==> flow/design.v <==
`timescale 1ns/1ns
module dma_ahb_fifo_sync_small
     #(parameter FDW =32,   
                 FAW =4,   
                 FULN=4)   
(
       input   wire           rst  
     , input   wire           clr  
     , input   wire           clk
     , output  wire           wr_rdy
     , input   wire           wr_vld
     , input   wire [FDW-1:0] wr_din
     , input   wire           rd_rdy
     , output  wire           rd_vld
     , output  wire [FDW-1:0] rd_dout
     , output  wire           full
     , output  wire           empty
     , output  wire           fullN   
     , output  wire           emptyN  
     , output  reg  [FAW:0]   rd_cnt  
     , output  wire [FAW:0]   wr_cnt  
);
   localparam FDT = 1<<FAW;
   reg  [FAW:0]   fifo_head;  
   reg  [FAW:0]   fifo_tail;  
   reg  [FAW:0]   next_tail;
   reg  [FAW:0]   next_head;
   wire [FAW-1:0] read_addr = (rd_vld&rd_rdy) ? next_head[FAW-1:0]
                                              : fifo_head[FAW-1:0];
   always @(posedge clk or posedge rst) begin
      if (rst) begin
          fifo_tail <= 0;
          next_tail <= 1;
      end else if (clr) begin
          fifo_tail <= 0;
          next_tail <= 1;
      end else begin
          if (!full && wr_vld) begin
              fifo_tail <= next_tail;
              next_tail <= next_tail + 1;
          end 
      end
   end
   always @(posedge clk or posedge rst) begin
      if (rst) begin
          fifo_head <= 0;
          next_head <= 1;
      end else if (clr) begin
          fifo_head <= 0;
          next_head <= 1;
      end else begin
          if (!empty && rd_rdy) begin
              fifo_head <= next_head;
              next_head <= next_head + 1;
          end
      end
   end
   assign  wr_cnt = FDT-rd_cnt;
   always @(posedge clk or posedge rst) begin
      if (rst) begin
         rd_cnt <= 0;
      end else if (clr) begin
         rd_cnt <= 0;
      end else begin
         if (wr_vld&&!full&&(!rd_rdy||(rd_rdy&&empty))) begin
             rd_cnt <= rd_cnt + 1;
         end else
         if (rd_rdy&&!empty&&(!wr_vld||(wr_vld&&full))) begin
             rd_cnt <= rd_cnt - 1;
         end
      end
   end
   assign rd_vld = ~empty;
   assign wr_rdy = ~full;
   assign empty  = (fifo_head == fifo_tail);
   assign full   = (rd_cnt>=FDT);
   assign fullN  = (rd_cnt>=(FDT-FULN));
   assign emptyN = (rd_cnt<=FULN);
   reg [FDW-1:0] Mem [0:FDT-1];
   assign rd_dout  = Mem[fifo_head[FAW-1:0]];
   always @(posedge clk) begin
       if (!full && wr_vld) begin
           Mem[fifo_tail[FAW-1:0]] <= wr_din;
       end
   end
endmodule
`timescale 1ns/1ns
module dma_ahb_csr #(parameter T_ADDR_WID=8)
(
       input   wire                   RESET_N
     , input   wire                   CLK
     , input   wire [T_ADDR_WID-1:0]  T_ADDR
     , input   wire                   T_WREN
     , input   wire                   T_RDEN
     , input   wire [31:0]            T_WDATA
     , output  reg  [31:0]            T_RDATA
     , output  wire                   IRQ
     , output  wire            DMA_EN
     , output  wire            DMA_GO
     , input   wire            DMA_BUSY
     , input   wire            DMA_DONE
     , output  wire  [31:0]    DMA_SRC
     , output  wire  [31:0]    DMA_DST
     , output  wire  [15:0]    DMA_BNUM  
     , output  wire  [ 4:0]    DMA_BURST  
);
   localparam CSRA_NAME0   = 8'h00,
              CSRA_NAME1   = 8'h04,
              CSRA_NAME2   = 8'h08,
              CSRA_NAME3   = 8'h0C,
              CSRA_COMP0   = 8'h10,
              CSRA_COMP1   = 8'h14,
              CSRA_COMP2   = 8'h18,
              CSRA_COMP3   = 8'h1C,
              CSRA_VERSION = 8'h20,
              CSRA_CONTROL = 8'h30,
              CSRA_NUM     = 8'h40,
              CSRA_SOURCE  = 8'h44,
              CSRA_DEST    = 8'h48;
   wire [31:0] csr_name0   = "DMA "; 
   wire [31:0] csr_name1   = "AHB "; 
   wire [31:0] csr_name2   = "    "; 
   wire [31:0] csr_name3   = "    "; 
   wire [31:0] csr_comp0   = "DYNA"; 
   wire [31:0] csr_comp1   = "LITH"; 
   wire [31:0] csr_comp2   = "    "; 
   wire [31:0] csr_comp3   = "    "; 
   wire [31:0] csr_version = 32'h20140429;
   reg         csr_ctl_en;  
   reg         csr_ctl_ip;  
   reg         csr_ctl_ie;  
   reg         csr_num_go;  
   reg  [ 4:0] csr_num_burst;  
   reg  [15:0] csr_num_byte;  
   reg  [31:0] csr_source;  
   reg  [31:0] csr_dest;  
   always @ (posedge CLK or negedge RESET_N) begin
   if (RESET_N==1'b0) begin
       T_RDATA <= 'h0;
   end else begin
      if (T_RDEN) begin
         case (T_ADDR) 
           CSRA_NAME0   : T_RDATA <= csr_name0  ;
           CSRA_NAME1   : T_RDATA <= csr_name1  ;
           CSRA_NAME2   : T_RDATA <= csr_name2  ;
           CSRA_NAME3   : T_RDATA <= csr_name3  ;
           CSRA_COMP0   : T_RDATA <= csr_comp0  ;
           CSRA_COMP1   : T_RDATA <= csr_comp1  ;
           CSRA_COMP2   : T_RDATA <= csr_comp2  ;
           CSRA_COMP3   : T_RDATA <= csr_comp3  ;
           CSRA_VERSION : T_RDATA <= csr_version;
           CSRA_CONTROL : T_RDATA <= {csr_ctl_en  
                                     ,29'h0       
                                     ,csr_ctl_ip  
                                     ,csr_ctl_ie  
                                     };
           CSRA_NUM     : T_RDATA <= {csr_num_go     
                                     ,DMA_BUSY       
                                     ,DMA_DONE       
                                     ,8'h0          
                                     ,csr_num_burst  
                                     ,csr_num_byte   
                                     };
           CSRA_SOURCE  : T_RDATA <= csr_source;
           CSRA_DEST    : T_RDATA <= csr_dest;
           default: begin
                    T_RDATA <=32'h0;
           end
         endcase
      end else T_RDATA <= 'h0;
   end  
   end  
   always @ (posedge CLK or negedge RESET_N) begin
   if (RESET_N==1'b0) begin
       csr_ctl_en    <= 1'b0;
       csr_num_burst <= 1'b1;
       csr_num_byte  <= 16'h0;
       csr_source    <= 32'h0;
       csr_dest      <= 32'h0;
   end else begin
      if (T_WREN) begin
         case (T_ADDR) 
           CSRA_CONTROL : csr_ctl_en  
                          <= T_WDATA[31];
           CSRA_NUM     : begin
                          csr_num_burst  
                          <= (T_WDATA[20:16]<4) ? 1
                           : (T_WDATA[20:16]<8) ? 4
                           : (T_WDATA[20:16]<16) ? 8
                           : 16;
                          csr_num_byte   
                          <= T_WDATA[15:0];
                          end
           CSRA_SOURCE  : csr_source <= T_WDATA;
           CSRA_DEST    : csr_dest <= T_WDATA;
         endcase
      end
   end  
   end  
   always @ (posedge CLK or negedge RESET_N) begin
   if (RESET_N==1'b0) begin
       csr_num_go <= 1'b0;  
   end else begin
       if (T_WREN&&(T_ADDR==CSRA_NUM)) begin
           csr_num_go  <= csr_ctl_en & T_WDATA[31];
       end else begin
           if (DMA_DONE) csr_num_go <= 1'b0;
       end
   end  
   end  
   always @ (posedge CLK or negedge RESET_N) begin
   if (RESET_N==1'b0) begin
       csr_ctl_ie <= 1'b0;  
       csr_ctl_ip <= 1'b0;  
   end else begin
       if (T_WREN&&(T_ADDR==CSRA_CONTROL)) begin
           csr_ctl_ie            <= T_WDATA[0];
           csr_ctl_ip            <= (T_WDATA[1]==1'b1) ? 1'b0 : csr_ctl_ip;
       end else begin
           if (csr_ctl_ie & DMA_GO & DMA_DONE)
               csr_ctl_ip <= 1'b1;
       end
   end  
   end  
   assign IRQ = csr_ctl_ip;
   assign DMA_EN = csr_ctl_en;
   assign DMA_GO = csr_ctl_en & csr_num_go;
   assign DMA_SRC = csr_source;
   assign DMA_DST = csr_dest;
   assign DMA_BNUM = csr_num_byte;
   assign DMA_BURST = csr_num_burst;
endmodule
`timescale  1ns/1ns
module dma_ahb_csr_ahb
(
       input   wire          HRESETn 
     , input   wire          HCLK
     , input   wire          HSEL
     , input   wire  [31:0]  HADDR
     , input   wire  [ 1:0]  HTRANS
     , input   wire          HWRITE
     , input   wire  [ 2:0]  HSIZE
     , input   wire  [ 2:0]  HBURST
     , input   wire  [31:0]  HWDATA
     , output  reg   [31:0]  HRDATA
     , output  wire  [ 1:0]  HRESP
     , input   wire          HREADYin
     , output  reg           HREADYout
     , output  wire          IRQ
     , output  wire          DMA_EN
     , output  wire          DMA_GO
     , input   wire          DMA_BUSY
     , input   wire          DMA_DONE
     , output  wire  [31:0]  DMA_SRC
     , output  wire  [31:0]  DMA_DST
     , output  wire  [15:0]  DMA_BNUM  
     , output  wire  [ 4:0]  DMA_BURST  
);
   assign HRESP = 2'b00;  
   localparam T_ADDR_WID = 8;
   reg  [T_ADDR_WID-1:0] T_ADDR;
   reg                   T_WREN;
   reg                   T_RDEN;
   reg  [31:0]           T_WDATA;  
   wire [31:0]           T_RDATA;  
   reg  [ 2:0]           T_SIZE;
   reg [2:0] state;
   localparam STH_IDLE   = 3'h0,
              STH_WRITE0 = 3'h1,
              STH_WRITE1 = 3'h2,
              STH_READ0  = 3'h3, 
              STH_READ1  = 3'h4;
   always @ (posedge HCLK or negedge HRESETn) begin
       if (HRESETn==0) begin
           HRDATA    <=  ~'h0;
           HREADYout <=  1'b1;
           T_ADDR    <=   'h0;
           T_WREN    <=  1'b0;
           T_RDEN    <=  1'b0;
           T_WDATA   <=  ~'h0;
           T_SIZE    <=  3'h0;
           state     <= STH_IDLE;
       end else begin  
           case (state)
           STH_IDLE: begin
                T_RDEN    <= 1'b0;
                T_WREN    <= 1'b0;
                if (HSEL && HREADYin) begin
                   case (HTRANS)
                   2'b00, 2'b01: begin  
                          HREADYout <= 1'b1;
                          T_RDEN    <= 1'b0;
                          T_WREN    <= 1'b0;
                          state     <= STH_IDLE;
                    end  
                   2'b10, 2'b11: begin  
                          HREADYout <= 1'b0;
                          T_ADDR    <= HADDR[T_ADDR_WID-1:0];
                          T_SIZE    <= HSIZE;
                          if (HWRITE) begin  
                              state  <= STH_WRITE0;
                          end else begin  
                              T_RDEN <= 1'b1;  
                              state  <= STH_READ0;
                          end
                    end  
                   endcase  
                end else begin 
                    T_WREN    <= 1'b0;
                    T_RDEN    <= 1'b0;
                    HREADYout <= 1'b1;
                end
                end  
           STH_WRITE0: begin
                     T_WREN    <= 1'b1;
                     T_WDATA   <= HWDATA;
                     HREADYout <= 1'b1;
                     state     <= STH_WRITE1;
                end  
           STH_WRITE1: begin
                     T_WREN    <= 1'b0;
                     T_WDATA   <= 32'b0;
                     HREADYout <= 1'b1;
                     state     <= STH_IDLE;
                end  
           STH_READ0: begin
                    T_RDEN    <= 1'b0;
                    state     <= STH_READ1;
                end  
           STH_READ1: begin
                    HREADYout <= 1'b1;
                    HRDATA    <= T_RDATA;
                    state     <= STH_IDLE;
                end  
           endcase  
       end  
   end  
   dma_ahb_csr #(.T_ADDR_WID(T_ADDR_WID))
   u_csr (
       .RESET_N   (HRESETn)
     , .CLK       (HCLK   )
     , .T_ADDR    (T_ADDR )
     , .T_WREN    (T_WREN )
     , .T_RDEN    (T_RDEN )
     , .T_WDATA   (T_WDATA)
     , .T_RDATA   (T_RDATA)
     , .IRQ       (IRQ    )
     , .DMA_EN    (DMA_EN   )
     , .DMA_GO    (DMA_GO   )
     , .DMA_BUSY  (DMA_BUSY )
     , .DMA_DONE  (DMA_DONE )
     , .DMA_SRC   (DMA_SRC  )
     , .DMA_DST   (DMA_DST  )
     , .DMA_BNUM  (DMA_BNUM ) 
     , .DMA_BURST (DMA_BURST) 
   );
endmodule
`timescale 1ns/1ns
module dma_ahb_master
(
       input   wire            HRESETn
     , input   wire            HCLK
     , output  reg             HBUSREQ
     , input   wire            HGRANT
     , output  reg   [31:0]    HADDR
     , output  reg   [ 1:0]    HTRANS
     , output  reg             HWRITE
     , output  reg   [ 2:0]    HSIZE
     , output  reg   [ 2:0]    HBURST
     , output  wire  [ 3:0]    HPROT
     , output  reg   [31:0]    HWDATA
     , input   wire  [31:0]    HRDATA
     , input   wire  [ 1:0]    HRESP
     , input   wire            HREADY
     , input   wire            DMA_EN
     , input   wire            DMA_GO
     , output  reg             DMA_BUSY
     , output  reg             DMA_DONE
     , input   wire  [31:0]    DMA_SRC
     , input   wire  [31:0]    DMA_DST
     , input   wire  [15:0]    DMA_BNUM  
     , input   wire  [ 4:0]    DMA_BURST  
);
   assign HPROT  = 4'b0011;
   reg [31:0] dma_rd_addr;
   reg [15:0] dma_rd_bnum;
   reg [ 4:0] dma_rd_burst;
   reg [31:0] dma_rd_data;
   reg [31:0] dma_wr_addr;
   reg [15:0] dma_wr_bnum;
   reg [ 4:0] dma_wr_burst;
   reg [31:0] dma_wr_data;
   reg        dma_wr_data_vld;
   reg [ 6:0] bnum;  
   reg         fifo_wr_vld;
   wire        fifo_wr_rdy;
   reg  [31:0] fifo_wr_dat;
   wire        fifo_rd_vld;
   reg         fifo_rd_rdy;
   wire [31:0] fifo_rd_dat;
   wire        fifo_empty ;
   wire        fifo_full  ;
   localparam ST_READY    = 'h0
            , ST_START    = 'h1
            , ST_RD_ARB_S = 'h2
            , ST_RD_S0    = 'h3
            , ST_RD_S1    = 'h4
            , ST_WR_ARB_S = 'h5
            , ST_WR_S0    = 'h6
            , ST_WR_S1    = 'h7
            , ST_RD_ARB_B = 'h8
            , ST_RD_B0    = 'h9
            , ST_RD_B1    = 'hA
            , ST_RD_B2    = 'hB
            , ST_WR_ARB_B = 'hC
            , ST_WR_B0    = 'hD
            , ST_CHECK    = 'hE
            , ST_DONE     = 'hF;
   reg [3:0] state;
   always @ (posedge HCLK or negedge HRESETn) begin
   if (HRESETn==1'b0) begin
       HBUSREQ         <=  1'b0;
       HADDR           <=~32'h0;
       HTRANS          <=  2'b0;
       HSIZE           <=  3'b0;
       HBURST          <=  3'b0;
       HWRITE          <=  1'b0;
       HWDATA          <=~32'h0;
       DMA_BUSY        <=  1'b0;
       DMA_DONE        <=  1'b0;
       dma_rd_addr     <=~32'h0;
       dma_rd_bnum     <= 16'h0;  
       dma_rd_burst    <=  5'h0;
       dma_rd_data     <=~32'h0;
       dma_wr_addr     <=~32'h0;
       dma_wr_bnum     <= 16'h0;  
       dma_wr_burst    <=  5'h0;
       dma_wr_data     <=~32'h0;
       dma_wr_data_vld <= 1'b0;
       bnum            <=  6'h0;  
       fifo_wr_vld     <=  1'b0;
       fifo_wr_dat     <= 32'h0;
       fifo_rd_rdy     <=  1'b0;
       state           <= ST_READY;
   end else if (DMA_EN==1'b0) begin
       HBUSREQ         <=  1'b0;
       HADDR           <=~32'h0;
       HTRANS          <=  2'b0;
       HSIZE           <=  3'b0;
       HBURST          <=  3'b0;
       HWRITE          <=  1'b0;
       HWDATA          <=~32'h0;
       DMA_BUSY        <=  1'b0;
       DMA_DONE        <=  1'b0;
       dma_rd_addr     <=~32'h0;
       dma_rd_bnum     <= 16'h0;  
       dma_rd_burst    <=  5'h0;
       dma_rd_data     <=~32'h0;
       dma_wr_addr     <=~32'h0;
       dma_wr_bnum     <= 16'h0;  
       dma_wr_burst    <=  5'h0;
       dma_wr_data     <=~32'h0;
       dma_wr_data_vld <= 1'b0;
       bnum            <=  6'h0;  
       fifo_wr_vld     <=  1'b0;
       fifo_wr_dat     <= 32'h0;
       fifo_rd_rdy     <=  1'b0;
       state           <= ST_READY;
   end else begin
   case (state)
   ST_READY: begin
      if ((DMA_GO==1'b1)&&(DMA_BNUM>0)&&(DMA_BURST>0)) begin
          DMA_BUSY     <= 1'b1;
          DMA_DONE     <= 1'b0;
          dma_rd_addr  <= DMA_SRC;
          dma_rd_bnum  <= DMA_BNUM;
          dma_rd_burst <=  5'h0;
          dma_wr_addr  <= DMA_DST;
          dma_wr_bnum  <= DMA_BNUM;
          dma_wr_burst <=  5'h0;
          bnum         <=  6'h0;
          HBUSREQ      <=  1'b1;  
          state        <= ST_START;
      end
      end  
   ST_START: begin
      HBUSREQ <= 1'b1;
      if ( (DMA_BURST==5'h1)||          
           (dma_rd_addr[1:0]!=2'b00)||  
           (dma_rd_bnum<4)||            
           (dma_rd_bnum<(DMA_BURST<<2))) begin
           bnum  <= (dma_rd_addr[1:0]!=2'b00) ? 1
                  : (dma_rd_bnum<4) ? 1
                  : 4;
           state <= ST_RD_ARB_S;
      end else begin
           bnum  <= 4;
           state <= ST_RD_ARB_B;
      end
      end  
   ST_RD_ARB_S: begin
      if (HGRANT&HREADY) begin
          HBUSREQ <= 1'b0;
          HADDR   <= dma_rd_addr;
          HSIZE   <= (bnum==1'b1) ? 3'b000 : 3'b010;  
          HTRANS  <= 2'b10;   
          HBURST  <= 3'b000;  
          state   <= ST_RD_S0;
      end
      end  
   ST_RD_S0: begin
      if (HREADY==1'b1) begin
          HTRANS  <= 2'b00;  
          state   <= ST_RD_S1;
      end
      end  
   ST_RD_S1: begin
      if (HREADY==1'b1) begin
          dma_rd_addr   <= dma_rd_addr + bnum;
          dma_rd_bnum   <= dma_rd_bnum - bnum;
          dma_rd_data   <= HRDATA;
          HBUSREQ       <= 1'b1;
          state         <= ST_WR_ARB_S;
      end
      end  
   ST_WR_ARB_S: begin
      if (HGRANT&HREADY) begin
          HBUSREQ  <= 1'b0;
          HADDR    <= dma_wr_addr;
          HWRITE   <= 1'b1;
          HSIZE   <= (bnum==1'b1) ? 3'b000 : 3'b010;  
          HTRANS   <= 2'b10;  
          HBURST   <= 3'b000;  
          state    <= ST_WR_S0;
      end
      end  
   ST_WR_S0: begin
      if (HREADY==1'b1) begin
          HTRANS      <= 2'b00;  
          HWRITE      <= 1'b0;
          HWDATA      <= dma_rd_data;
          dma_wr_addr <= dma_wr_addr + bnum;
          dma_wr_bnum <= dma_wr_bnum - bnum;
          state       <= ST_WR_S1;
      end
      end  
   ST_WR_S1: begin
      if (HREADY==1'b1) begin
          state       <= ST_CHECK;
      end
      end  
   ST_RD_ARB_B: begin
      if (HGRANT&HREADY) begin
          HADDR   <= dma_rd_addr;
          HSIZE   <= 3'b010;  
          HTRANS  <= 2'b10;   
          case (DMA_BURST)
           4: HBURST <= 3'b011;  
           8: HBURST <= 3'b101;  
          16: HBURST <= 3'b111;  
          default: HBURST <= 3'b001;  
          endcase
          dma_rd_addr  <= dma_rd_addr + bnum;
          dma_rd_burst <= dma_rd_burst + 1;
          state        <= ST_RD_B0;
      end
      end  
   ST_RD_B0: begin
      if (HREADY==1'b1) begin
          if (dma_rd_burst<DMA_BURST) begin
              HADDR        <= dma_rd_addr;
              HTRANS       <= 2'b11;   
              dma_rd_addr  <= dma_rd_addr + bnum;
              dma_rd_burst <= dma_rd_burst + 1;
          end else begin
              HBUSREQ     <= 1'b0;
              HTRANS      <= 2'b00;   
          end
          state <= ST_RD_B1;
      end
      end  
   ST_RD_B1: begin
      if (HREADY==1'b1) begin
          dma_rd_bnum <= dma_rd_bnum - bnum;
          fifo_wr_vld <= 1'b1;
          fifo_wr_dat <= HRDATA;
          if (dma_rd_burst<DMA_BURST) begin
              HADDR        <= dma_rd_addr;
              HTRANS       <= 2'b11;   
              dma_rd_addr  <= dma_rd_addr + bnum;
              dma_rd_burst <= dma_rd_burst + 1;
          end else begin
              HTRANS      <= 2'b00;   
          end
          if (dma_rd_burst==(DMA_BURST-2)) begin
              HBUSREQ     <= 1'b0;
          end
          if (dma_rd_burst==DMA_BURST) begin
              state   <= ST_RD_B2;
          end
      end else begin
          fifo_wr_vld <= 1'b0;
      end
      end  
   ST_RD_B2: begin
      if (HREADY==1'b1) begin
          dma_rd_bnum <= dma_rd_bnum - bnum;
          fifo_wr_vld <= 1'b1;
          fifo_wr_dat <= HRDATA;
          HBUSREQ <= 1'b1;
          state   <= ST_WR_ARB_B;
      end else begin
          fifo_wr_vld <= 1'b0;
      end
      end  
   ST_WR_ARB_B: begin
      fifo_wr_vld <= 1'b0;
      if (HGRANT&HREADY) begin
          HADDR   <= dma_wr_addr;
          HWRITE  <= 1'b1;
          HSIZE   <= 3'b010;  
          HTRANS  <= 2'b10;   
          case (DMA_BURST)
           4: HBURST <= 3'b011;  
           8: HBURST <= 3'b101;  
          16: HBURST <= 3'b111;  
          default: HBURST <= 3'b001;  
          endcase
          dma_wr_addr  <= dma_wr_addr + bnum;
          dma_wr_burst <= dma_wr_burst + 1;
          fifo_rd_rdy  <= 1'b1;
          state        <= ST_WR_B0;
      end
      end  
   ST_WR_B0: begin
      if (HREADY==1'b1) begin
          HWDATA          <= (dma_wr_data_vld) ? dma_wr_data : fifo_rd_dat;
          dma_wr_data_vld <= 1'b0;
          fifo_rd_rdy     <= 1'b1;
          dma_wr_bnum     <= dma_wr_bnum - bnum;
          if (dma_wr_burst<DMA_BURST) begin
              HADDR        <= dma_wr_addr;
              HTRANS       <= 2'b11;   
              dma_wr_addr  <= dma_wr_addr + bnum;
              dma_wr_burst <= dma_wr_burst + 1;
          end else begin
              HWRITE  <= 1'b0;
              HTRANS  <= 2'b00;   
          end
          if (dma_wr_burst==(DMA_BURST-2)) begin
              HBUSREQ <= 1'b0;
          end 
          if (dma_wr_burst==DMA_BURST) begin
              fifo_rd_rdy <= 1'b0;
              state       <= ST_CHECK;
          end
      end else begin
          fifo_rd_rdy     <= 1'b0;
          dma_wr_data_vld <= 1'b1;
          dma_wr_data     <= (dma_wr_data_vld) ? dma_wr_data : fifo_rd_dat;
      end
      end  
   ST_CHECK: begin
      fifo_rd_rdy <= 1'b0;
      if (HREADY==1'b0) begin
      end else if (dma_rd_bnum>0) begin
         HBUSREQ      <= 1'b1;
         dma_rd_burst <= 5'h0;
         dma_wr_burst <= 5'h0;
         state        <= ST_START;
      end else begin
         DMA_BUSY <= 1'b0;
         DMA_DONE <= 1'b1;
         state    <= ST_DONE;
      end
      end  
   ST_DONE: begin
      if (DMA_GO==1'b0) begin
         DMA_DONE <= 1'b0;
         state    <= ST_READY;
      end
      end  
   endcase
   end  
   end  
   dma_ahb_fifo_sync_small
   u_fifo (
       .rst     (~HRESETn   ) 
     , .clr     (1'b0       ) 
     , .clk     (HCLK       )
     , .wr_rdy  (fifo_wr_rdy)
     , .wr_vld  (fifo_wr_vld)
     , .wr_din  (fifo_wr_dat)
     , .rd_rdy  (fifo_rd_rdy)
     , .rd_vld  (fifo_rd_vld)
     , .rd_dout (fifo_rd_dat)
     , .full    (fifo_full  )
     , .empty   (fifo_empty )
     , .fullN   () 
     , .emptyN  () 
     , .rd_cnt  () 
     , .wr_cnt  () 
   );
endmodule
`timescale 1ns/1ns
module dma_ahb_simple
(
       input   wire          HRESETn
     , input   wire          HCLK
     , input   wire          S_HSEL
     , input   wire  [31:0]  S_HADDR
     , input   wire  [ 1:0]  S_HTRANS
     , input   wire          S_HWRITE
     , input   wire  [ 2:0]  S_HSIZE
     , input   wire  [ 2:0]  S_HBURST
     , input   wire  [31:0]  S_HWDATA
     , output  wire  [31:0]  S_HRDATA
     , output  wire  [ 1:0]  S_HRESP
     , input   wire          S_HREADYin
     , output  wire          S_HREADYout
     , output  wire          IRQ
     , output  wire          M_HBUSREQ
     , input   wire          M_HGRANT
     , output  wire  [31:0]  M_HADDR
     , output  wire  [ 1:0]  M_HTRANS
     , output  wire          M_HWRITE
     , output  wire  [ 2:0]  M_HSIZE
     , output  wire  [ 2:0]  M_HBURST
     , output  wire  [ 3:0]  M_HPROT
     , output  wire  [31:0]  M_HWDATA
     , input   wire  [31:0]  M_HRDATA
     , input   wire  [ 1:0]  M_HRESP
     , input   wire          M_HREADY
);
   wire            DMA_EN   ;  
   wire            DMA_GO   ;
   wire            DMA_BUSY ;
   wire            DMA_DONE ;
   wire  [31:0]    DMA_SRC  ;  
   wire  [31:0]    DMA_DST  ;  
   wire  [15:0]    DMA_BNUM ;  
   wire  [ 4:0]    DMA_BURST;  
   dma_ahb_csr_ahb
   u_csr (
       .HRESETn   (HRESETn    )
     , .HCLK      (HCLK       )
     , .HSEL      (S_HSEL     )
     , .HADDR     (S_HADDR    )
     , .HTRANS    (S_HTRANS   )
     , .HWRITE    (S_HWRITE   )
     , .HSIZE     (S_HSIZE    )
     , .HBURST    (S_HBURST   )
     , .HWDATA    (S_HWDATA   )
     , .HRDATA    (S_HRDATA   )
     , .HRESP     (S_HRESP    )
     , .HREADYin  (S_HREADYin )
     , .HREADYout (S_HREADYout)
     , .IRQ       (IRQ        )
     , .DMA_EN    (DMA_EN     )
     , .DMA_GO    (DMA_GO     )
     , .DMA_BUSY  (DMA_BUSY   )
     , .DMA_DONE  (DMA_DONE   )
     , .DMA_SRC   (DMA_SRC    )
     , .DMA_DST   (DMA_DST    )
     , .DMA_BNUM  (DMA_BNUM   )
     , .DMA_BURST (DMA_BURST  )
   );
   dma_ahb_master
   u_master (
       .HRESETn   (HRESETn    )
     , .HCLK      (HCLK       )
     , .HBUSREQ   (M_HBUSREQ  )
     , .HGRANT    (M_HGRANT   )
     , .HADDR     (M_HADDR    )
     , .HTRANS    (M_HTRANS   )
     , .HWRITE    (M_HWRITE   )
     , .HSIZE     (M_HSIZE    )
     , .HBURST    (M_HBURST   )
     , .HPROT     (M_HPROT    )
     , .HWDATA    (M_HWDATA   )
     , .HRDATA    (M_HRDATA   )
     , .HRESP     (M_HRESP    )
     , .HREADY    (M_HREADY   )
     , .DMA_EN    (DMA_EN     )
     , .DMA_GO    (DMA_GO     )
     , .DMA_BUSY  (DMA_BUSY   )
     , .DMA_DONE  (DMA_DONE   )
     , .DMA_SRC   (DMA_SRC    )
     , .DMA_DST   (DMA_DST    )
     , .DMA_BNUM  (DMA_BNUM   )
     , .DMA_BURST (DMA_BURST  )
   );
endmodule
Lab notebook: dma_ahb_simple

### From RTL to reports: dma_ahb_simple

Tool output for the design above before and after an edit, in the order of the flow.
"unedited" refers to lines of the RTL above, "edited" to lines of the edited file.
"difference": "edited" minus "unedited" as printed here.
Operators: Yosys type, input widths -> output width; for muxes data width and select width s.
Not given: --

* top: dma_ahb_simple
* clock port: HCLK
* standard-cell library: sky130hd
* timing corner: tt_025C_1v80

### Diff

The edit as a unified diff against the file above.
A script made this edit. It changes what the design does and was not meant as an optimisation.

```diff
@@ -134,5 +134,5 @@
    reg  [15:0] csr_num_byte;  
    reg  [31:0] csr_source;  
-   reg  [31:0] csr_dest;  
+   reg  [15:0] csr_dest;  
    always @ (posedge CLK or negedge RESET_N) begin
    if (RESET_N==1'b0) begin
```

### After elaboration

Counts by Yosys on the flattened word-level netlist (proc, flatten, opt, wreduce; memories kept). Register bits leave out memories and registers merged into their read ports (data or address). Print and check cells are left out. Cells with the same type and inputs are merged into one.
Yosys's memory passes give these memory sizes; they may raise the number of words (mostly to a power of two), join words into wider ones and drop unused or constant bits.

Storage and ports
* flip-flop bits (word level): unedited 500, edited 484, difference -16
* memory bits (writable): unedited 512, edited 512, difference 0
* memories kept: unedited 1, edited 1, difference 0
* input bits: unedited 113, edited 113, difference 0
* output and inout bits: unedited 114, edited 114, difference 0
* elaborated cells: unedited 412, edited 412, difference 0

Memories
* words x width with read and write ports: unedited u_master.u_fifo.Mem 16 x 32 bit 1R1W, edited u_master.u_fifo.Mem 16 x 32 bit 1R1W

Operators by class
* add/sub/neg operators: unedited 10, edited 10, difference 0
* $lt $le $gt $ge: unedited 11, edited 11, difference 0
* eq/ne operators: unedited 103, edited 103, difference 0
* multiplexer cells: unedited 164, edited 164, difference 0
* bitwise operators: unedited 5, edited 5, difference 0
* reductions and logical operators: unedited 75, edited 75, difference 0

Unchanged operator kinds not shown: 90.

### Logic depth

Depth = most cells in a row (Yosys ltp): at word level without a register or memory, in the mapped netlist without a sequential cell, where the memories' decode and read muxes count.

Logic depth
* word-level depth: unedited 7, edited 7, difference 0
* ABC_AREA: unedited 0, edited 0
* mapped depth: unedited 13, edited 13, difference 0
* mapped depth without buffers: unedited 11, edited 11, difference 0

### Mapped cells and area

The flow's flattened synthesis, as Yosys stat reports it; memories are mapped. The netlist is that of the ABC_AREA named above (0 if unset); the other value can give another one.

Synthesis totals
* standard cells after synthesis: unedited 3161, edited 3080, difference -81
* cell area after synthesis (um^2): unedited 43518.0, edited 43001.2, difference -516.8
* area of sequential cells (um^2): unedited 28364.7, edited 27964.3, difference -400.4
* flip-flops: unedited 1018, edited 1002, difference -16

Cells by type
* sky130_fd_sc_hd__mux2i_1: unedited 180, edited 137, difference -43
* sky130_fd_sc_hd__nand2_1: unedited 218, edited 187, difference -31
* sky130_fd_sc_hd__mux2_4: unedited 0, edited 30, difference +30
* sky130_fd_sc_hd__a21oi_1: unedited 173, edited 144, difference -29
* sky130_fd_sc_hd__nor2_1: unedited 226, edited 254, difference +28
* sky130_fd_sc_hd__nand2b_1: unedited 13, edited 40, difference +27
* sky130_fd_sc_hd__mux2_2: unedited 138, edited 113, difference -25
* sky130_fd_sc_hd__o21ai_0: unedited 125, edited 145, difference +20
* sky130_fd_sc_hd__nor3_1: unedited 53, edited 35, difference -18
* sky130_fd_sc_hd__nand3_1: unedited 68, edited 51, difference -17
* sky130_fd_sc_hd__dfrtp_1: unedited 244, edited 228, difference -16
* sky130_fd_sc_hd__nand4_1: unedited 32, edited 16, difference -16
* sky130_fd_sc_hd__clkbuf_1: unedited 165, edited 150, difference -15
* sky130_fd_sc_hd__mux4_2: unedited 92, edited 107, difference +15
* sky130_fd_sc_hd__o22ai_1: unedited 44, edited 30, difference -14
* sky130_fd_sc_hd__buf_2: unedited 13, edited 27, difference +14
* sky130_fd_sc_hd__a41oi_1: unedited 2, edited 15, difference +13
* sky130_fd_sc_hd__a31oi_1: unedited 68, edited 80, difference +12

Unchanged cell types not shown: 16.
Not every row of either side is listed.
The figures by module come from a second, unflattened synthesis with its own total; it is not the netlist above.

Unflattened totals
* cell total of the unflattened synthesis: unedited 3159, edited 3133, difference -26
* area (unflattened synthesis) (um^2): unedited 44600.3, edited 43972.2, difference -628.1

Each row is one instance without its submodules.

Modules, unedited
* dma_ahb_fifo_sync_small: instances 1, cells 884, area 20966.4 um^2
* dma_ahb_master: instances 1, cells 1634, area 15024.4 um^2
* dma_ahb_csr #(T_ADDR_WID=8): instances 1, cells 428, area 5431.5 um^2
* dma_ahb_csr_ahb: instances 1, cells 213, area 3178.0 um^2
* dma_ahb_simple: instances 1, cells 0, area 0.0 um^2

Modules, edited
* dma_ahb_fifo_sync_small: instances 1, cells 884, area 20966.4 um^2
* dma_ahb_master: instances 1, cells 1634, area 15024.4 um^2
* dma_ahb_csr #(T_ADDR_WID=8): instances 1, cells 402, area 4803.4 um^2
* dma_ahb_csr_ahb: instances 1, cells 213, area 3178.0 um^2
* dma_ahb_simple: instances 1, cells 0, area 0.0 um^2

### Worst setup path after synthesis

Source: OpenSTA report_checks on the synthesized netlist (no wires, ideal clock, input and output delay 20% of the period each), path of least setup slack; recovery checks are left aside. Register names are those of the netlist, which keeps one name where synthesis merged equal registers.

Timing path after synthesis
* kind: unedited register to register, edited register to register
* start: unedited register u_master.u_fifo.rd_cnt[4], edited register u_master.u_fifo.rd_cnt[4]
* end: unedited memory u_master.u_fifo.Mem[12][0], edited memory u_master.u_fifo.Mem[0][0]
* clock period (ns): unedited 4.5, edited 4.5, difference 0.0
* setup time (ns): unedited 0.461, edited 0.461, difference 0.000
* data arrival time (ns): unedited 3.250, edited 3.304, difference +0.054
* data required time (ns): unedited 4.039, edited 4.039, difference 0.000
* path slack (ns): unedited 0.789, edited 0.735, difference -0.054
* delay of the path (ns): unedited 3.711, edited 3.765, difference +0.054
* stages on the path: unedited 6, edited 5, difference -1
* path buffers: unedited 1, edited 1, difference 0
* synthesis period reached (ns): unedited 3.711, edited 3.765, difference +0.054

"delay of the path" is the arrival time less input delay plus setup time.
"stages on the path" counts driving pins, that of a launching flip-flop among them; a cell with two outputs on the path counts twice.
"synthesis period reached" is the clock period less the worst setup slack; recovery checks do not enter. This is arithmetic on one report: input and output delays are still those of the set period (20% each).
Between the ends stands the longest chain of elaborated cells between them, by number of cells; it is not shown to be the way that was timed. Of several equally long chains one is given.
A line is the first line of the expression or statement that the cell stems from. Yosys adds cells for indexed reads and writes and turns some case tables into memories.
At most two assigning lines are given for a register; there are more.
unedited: The path ends at the enable pin of a flip-flop; only ways to that pin are counted.

Between the ends, after synthesis, unedited:
* path through: sky130_fd_sc_hd__dfrtp_1 sky130_fd_sc_hd__nand2b_1 sky130_fd_sc_hd__inv_1 sky130_fd_sc_hd__clkbuf_1 sky130_fd_sc_hd__nand3_1 sky130_fd_sc_hd__nor3_1
* length of the longest elaborated chain: 4
* elaborated cells between the ends (all ways): 5
* those cells by class: compare: 1; mux: 2; reduce/logical: 2

Ends and longest elaborated chain, after synthesis, unedited
* start: declaration: line 20 `, output  reg  [FAW:0]   rd_cnt`
* start: assignment: line 66 `rd_cnt <= rd_cnt + 1;`
* start: assignment: line 69 `rd_cnt <= rd_cnt - 1;`
* $ge 5x5->1: line 76 `assign full   = (rd_cnt>=FDT);`
* $logic_not 1->1: line 82 `if (!full && wr_vld) begin`
* $logic_and 1x1->1: line 82
* $mux 4: line 82
* end: declaration: line 79 `reg [FDW-1:0] Mem [0:FDT-1];`

edited: The path ends at the enable pin of a flip-flop; only ways to that pin are counted.

Between the ends, after synthesis, edited:
* path through: sky130_fd_sc_hd__dfrtp_1 sky130_fd_sc_hd__nand2b_1 sky130_fd_sc_hd__clkbuf_1 sky130_fd_sc_hd__or3_1 sky130_fd_sc_hd__nor3_1
* length of the longest elaborated chain: 4
* elaborated cells between the ends (all ways): 5
* those cells by class: compare: 1; mux: 2; reduce/logical: 2

Ends and longest elaborated chain, after synthesis, edited
* start: declaration: line 20 `, output  reg  [FAW:0]   rd_cnt`
* start: assignment: line 66 `rd_cnt <= rd_cnt + 1;`
* start: assignment: line 69 `rd_cnt <= rd_cnt - 1;`
* $ge 5x5->1: line 76 `assign full   = (rd_cnt>=FDT);`
* $logic_not 1->1: line 82 `if (!full && wr_vld) begin`
* $logic_and 1x1->1: line 82
* $mux 4: line 82
* end: declaration: line 79 `reg [FDW-1:0] Mem [0:FDT-1];`

### Path in the finished layout

Path of least setup slack in the final report of each run of pair 1 (OpenROAD, finished layout, wires in). Where an end is a register, its clock arrival counts in the times.

Timing path post-layout
* kind: unedited register to register, edited register to register
* start: unedited register u_csr.u_csr.csr_num_burst[3], edited register u_master.dma_wr_addr[0]
* end: unedited register u_master.dma_wr_addr[24], edited register u_master.dma_wr_addr[24]
* clock period (ns): unedited 3.35, edited 3.35, difference 0.00
* setup time (ns): unedited 0.08, edited 0.08, difference 0.00
* data arrival time (ns): unedited 3.55, edited 3.48, difference -0.07
* data required time (ns): unedited 3.93, edited 3.95, difference +0.02
* path slack (ns): unedited 0.38, edited 0.47, difference +0.09
* stages on the path: unedited 10, edited 9, difference -1
* path buffers: unedited 1, edited 0, difference -1

Between the ends stands the longest chain of elaborated cells between them, by number of cells; it is not shown to be the way that was timed. Of several equally long chains one is given.
At most two assigning lines are given for a register; there are more.

Between the ends, post-layout, unedited:
* path through: sky130_fd_sc_hd__dfrtp_1 sky130_fd_sc_hd__inv_1 sky130_fd_sc_hd__ha_1 sky130_fd_sc_hd__a21o_1 sky130_fd_sc_hd__a221oi_1 sky130_fd_sc_hd__o32a_1 sky130_fd_sc_hd__nand2_1 sky130_fd_sc_hd__nor2_1 sky130_fd_sc_hd__buf_4 sky130_fd_sc_hd__a22oi_1
* length of the longest elaborated chain: 5
* elaborated cells between the ends (all ways): 11
* RTL lines with such cells: 5
* those cells by class: compare: 2; eq/ne: 2; mux: 5; reduce/logical: 2

Ends and longest elaborated chain, post-layout, unedited
* start: declaration: line 133 `reg  [ 4:0] csr_num_burst;`
* start: assignment: line 176 `csr_num_burst <= 1'b1;`
* $lt 5x5->1: line 641 `if (dma_wr_burst<DMA_BURST) begin`
* $mux 32: line 641
* $mux 32: line 636 `if (HREADY==1'b1) begin`
* $pmux 32 s4: line 470 `case (state)`
* $mux 32: line 445 `end else if (DMA_EN==1'b0) begin`
* end: assignment: line 435 `dma_wr_addr     <=~32'h0;`
* end: assignment: line 459 `dma_wr_addr     <=~32'h0;`
* end: declaration: line 389 `reg [31:0] dma_wr_addr;`

Between the ends, post-layout, edited:
* path through: sky130_fd_sc_hd__dfstp_2 sky130_fd_sc_hd__ha_1 sky130_fd_sc_hd__ha_1 sky130_fd_sc_hd__a21o_1 sky130_fd_sc_hd__nand4_1 sky130_fd_sc_hd__nor4b_2 sky130_fd_sc_hd__nand3_1 sky130_fd_sc_hd__or4_1 sky130_fd_sc_hd__o211ai_1
* length of the longest elaborated chain: 5
* elaborated cells between the ends (all ways): 7
* those cells by class: add/sub: 1; mux: 6

Ends and longest elaborated chain, post-layout, edited
* start: declaration: line 389 `reg [31:0] dma_wr_addr;`
* start: assignment: line 435 `dma_wr_addr     <=~32'h0;`
* start: assignment: line 459 `dma_wr_addr     <=~32'h0;`
* $add 32x7->32: line 644 `dma_wr_addr  <= dma_wr_addr + bnum;`
* $mux 32: line 641 `if (dma_wr_burst<DMA_BURST) begin`
* $mux 32: line 636 `if (HREADY==1'b1) begin`
* $pmux 32 s4: line 470 `case (state)`
* $mux 32: line 445 `end else if (DMA_EN==1'b0) begin`
* end: assignment: line 435
* end: assignment: line 459
* end: declaration: line 389

### Measured runs

Runs of the flow (Yosys, OpenROAD) on both versions; the two runs of a pair have the same settings. The constraints put input and output delay at 20% of the set period each and load the outputs with 0.01 pF.

Settings, pair 1:
* period_ns: 3.35
* CAP_MARGIN: 20
* CORE_MARGIN: 2
* CORE_UTILIZATION: 40
* SLEW_MARGIN: 20

Final reports, pair 1
* netlist area reported by Yosys (um^2): unedited 43518.0, edited 43001.2, difference -516.8
* die size (um^2): unedited 111449.0, edited 110141.0, difference -1308.0
* standard-cell area of the final layout (um^2): unedited 51354.3, edited 50477.2, difference -877.1
* worst setup slack after layout (ns): unedited 0.378, edited 0.465, difference +0.087
* total negative setup slack (ns): unedited 0.000, edited 0.000, difference 0.000
* worst hold slack (ns): unedited 0.376, edited 0.374, difference -0.002
* total design power (W): unedited 0.025209, edited 0.024618, difference -0.000591
* period achieved (ns): unedited 2.972, edited 2.885, difference -0.087

Settings, pair 2:
* ABC_AREA: 1
* CELL_PAD_IN_SITES_GLOBAL_PLACEMENT: 3
* CORE_MARGIN: 8
* CORE_UTILIZATION: 30
* CTS_CLUSTER_DIAMETER: 268
* GPL_ROUTABILITY_DRIVEN: 0
* MAX_ROUTING_LAYER: met4
* period_ns: 2.06
* CAP_MARGIN: 20
* SLEW_MARGIN: 20

Final reports, pair 2
* netlist area reported by Yosys (um^2): unedited 47351.7, edited 46500.8, difference -850.9
* die size (um^2): unedited 170809.0, edited 167858.0, difference -2951.0
* standard-cell area of the final layout (um^2): unedited 64320.4, edited 61516.5, difference -2803.9
* worst setup slack after layout (ns): unedited -0.196, edited -0.214, difference -0.018
* total negative setup slack (ns): unedited -9.099, edited -12.144, difference -3.045
* total design power (W): unedited 0.044503, edited 0.046027, difference +0.001524
* period achieved (ns): unedited 2.256, edited 2.274, difference +0.018

By "period achieved" is meant the clock period of the run minus its worst setup slack. This is arithmetic on one report: input and output delays are still those of the set period (20% each).
"total design power" rests on the timing tool's default activity at the inputs, not on a simulated workload.
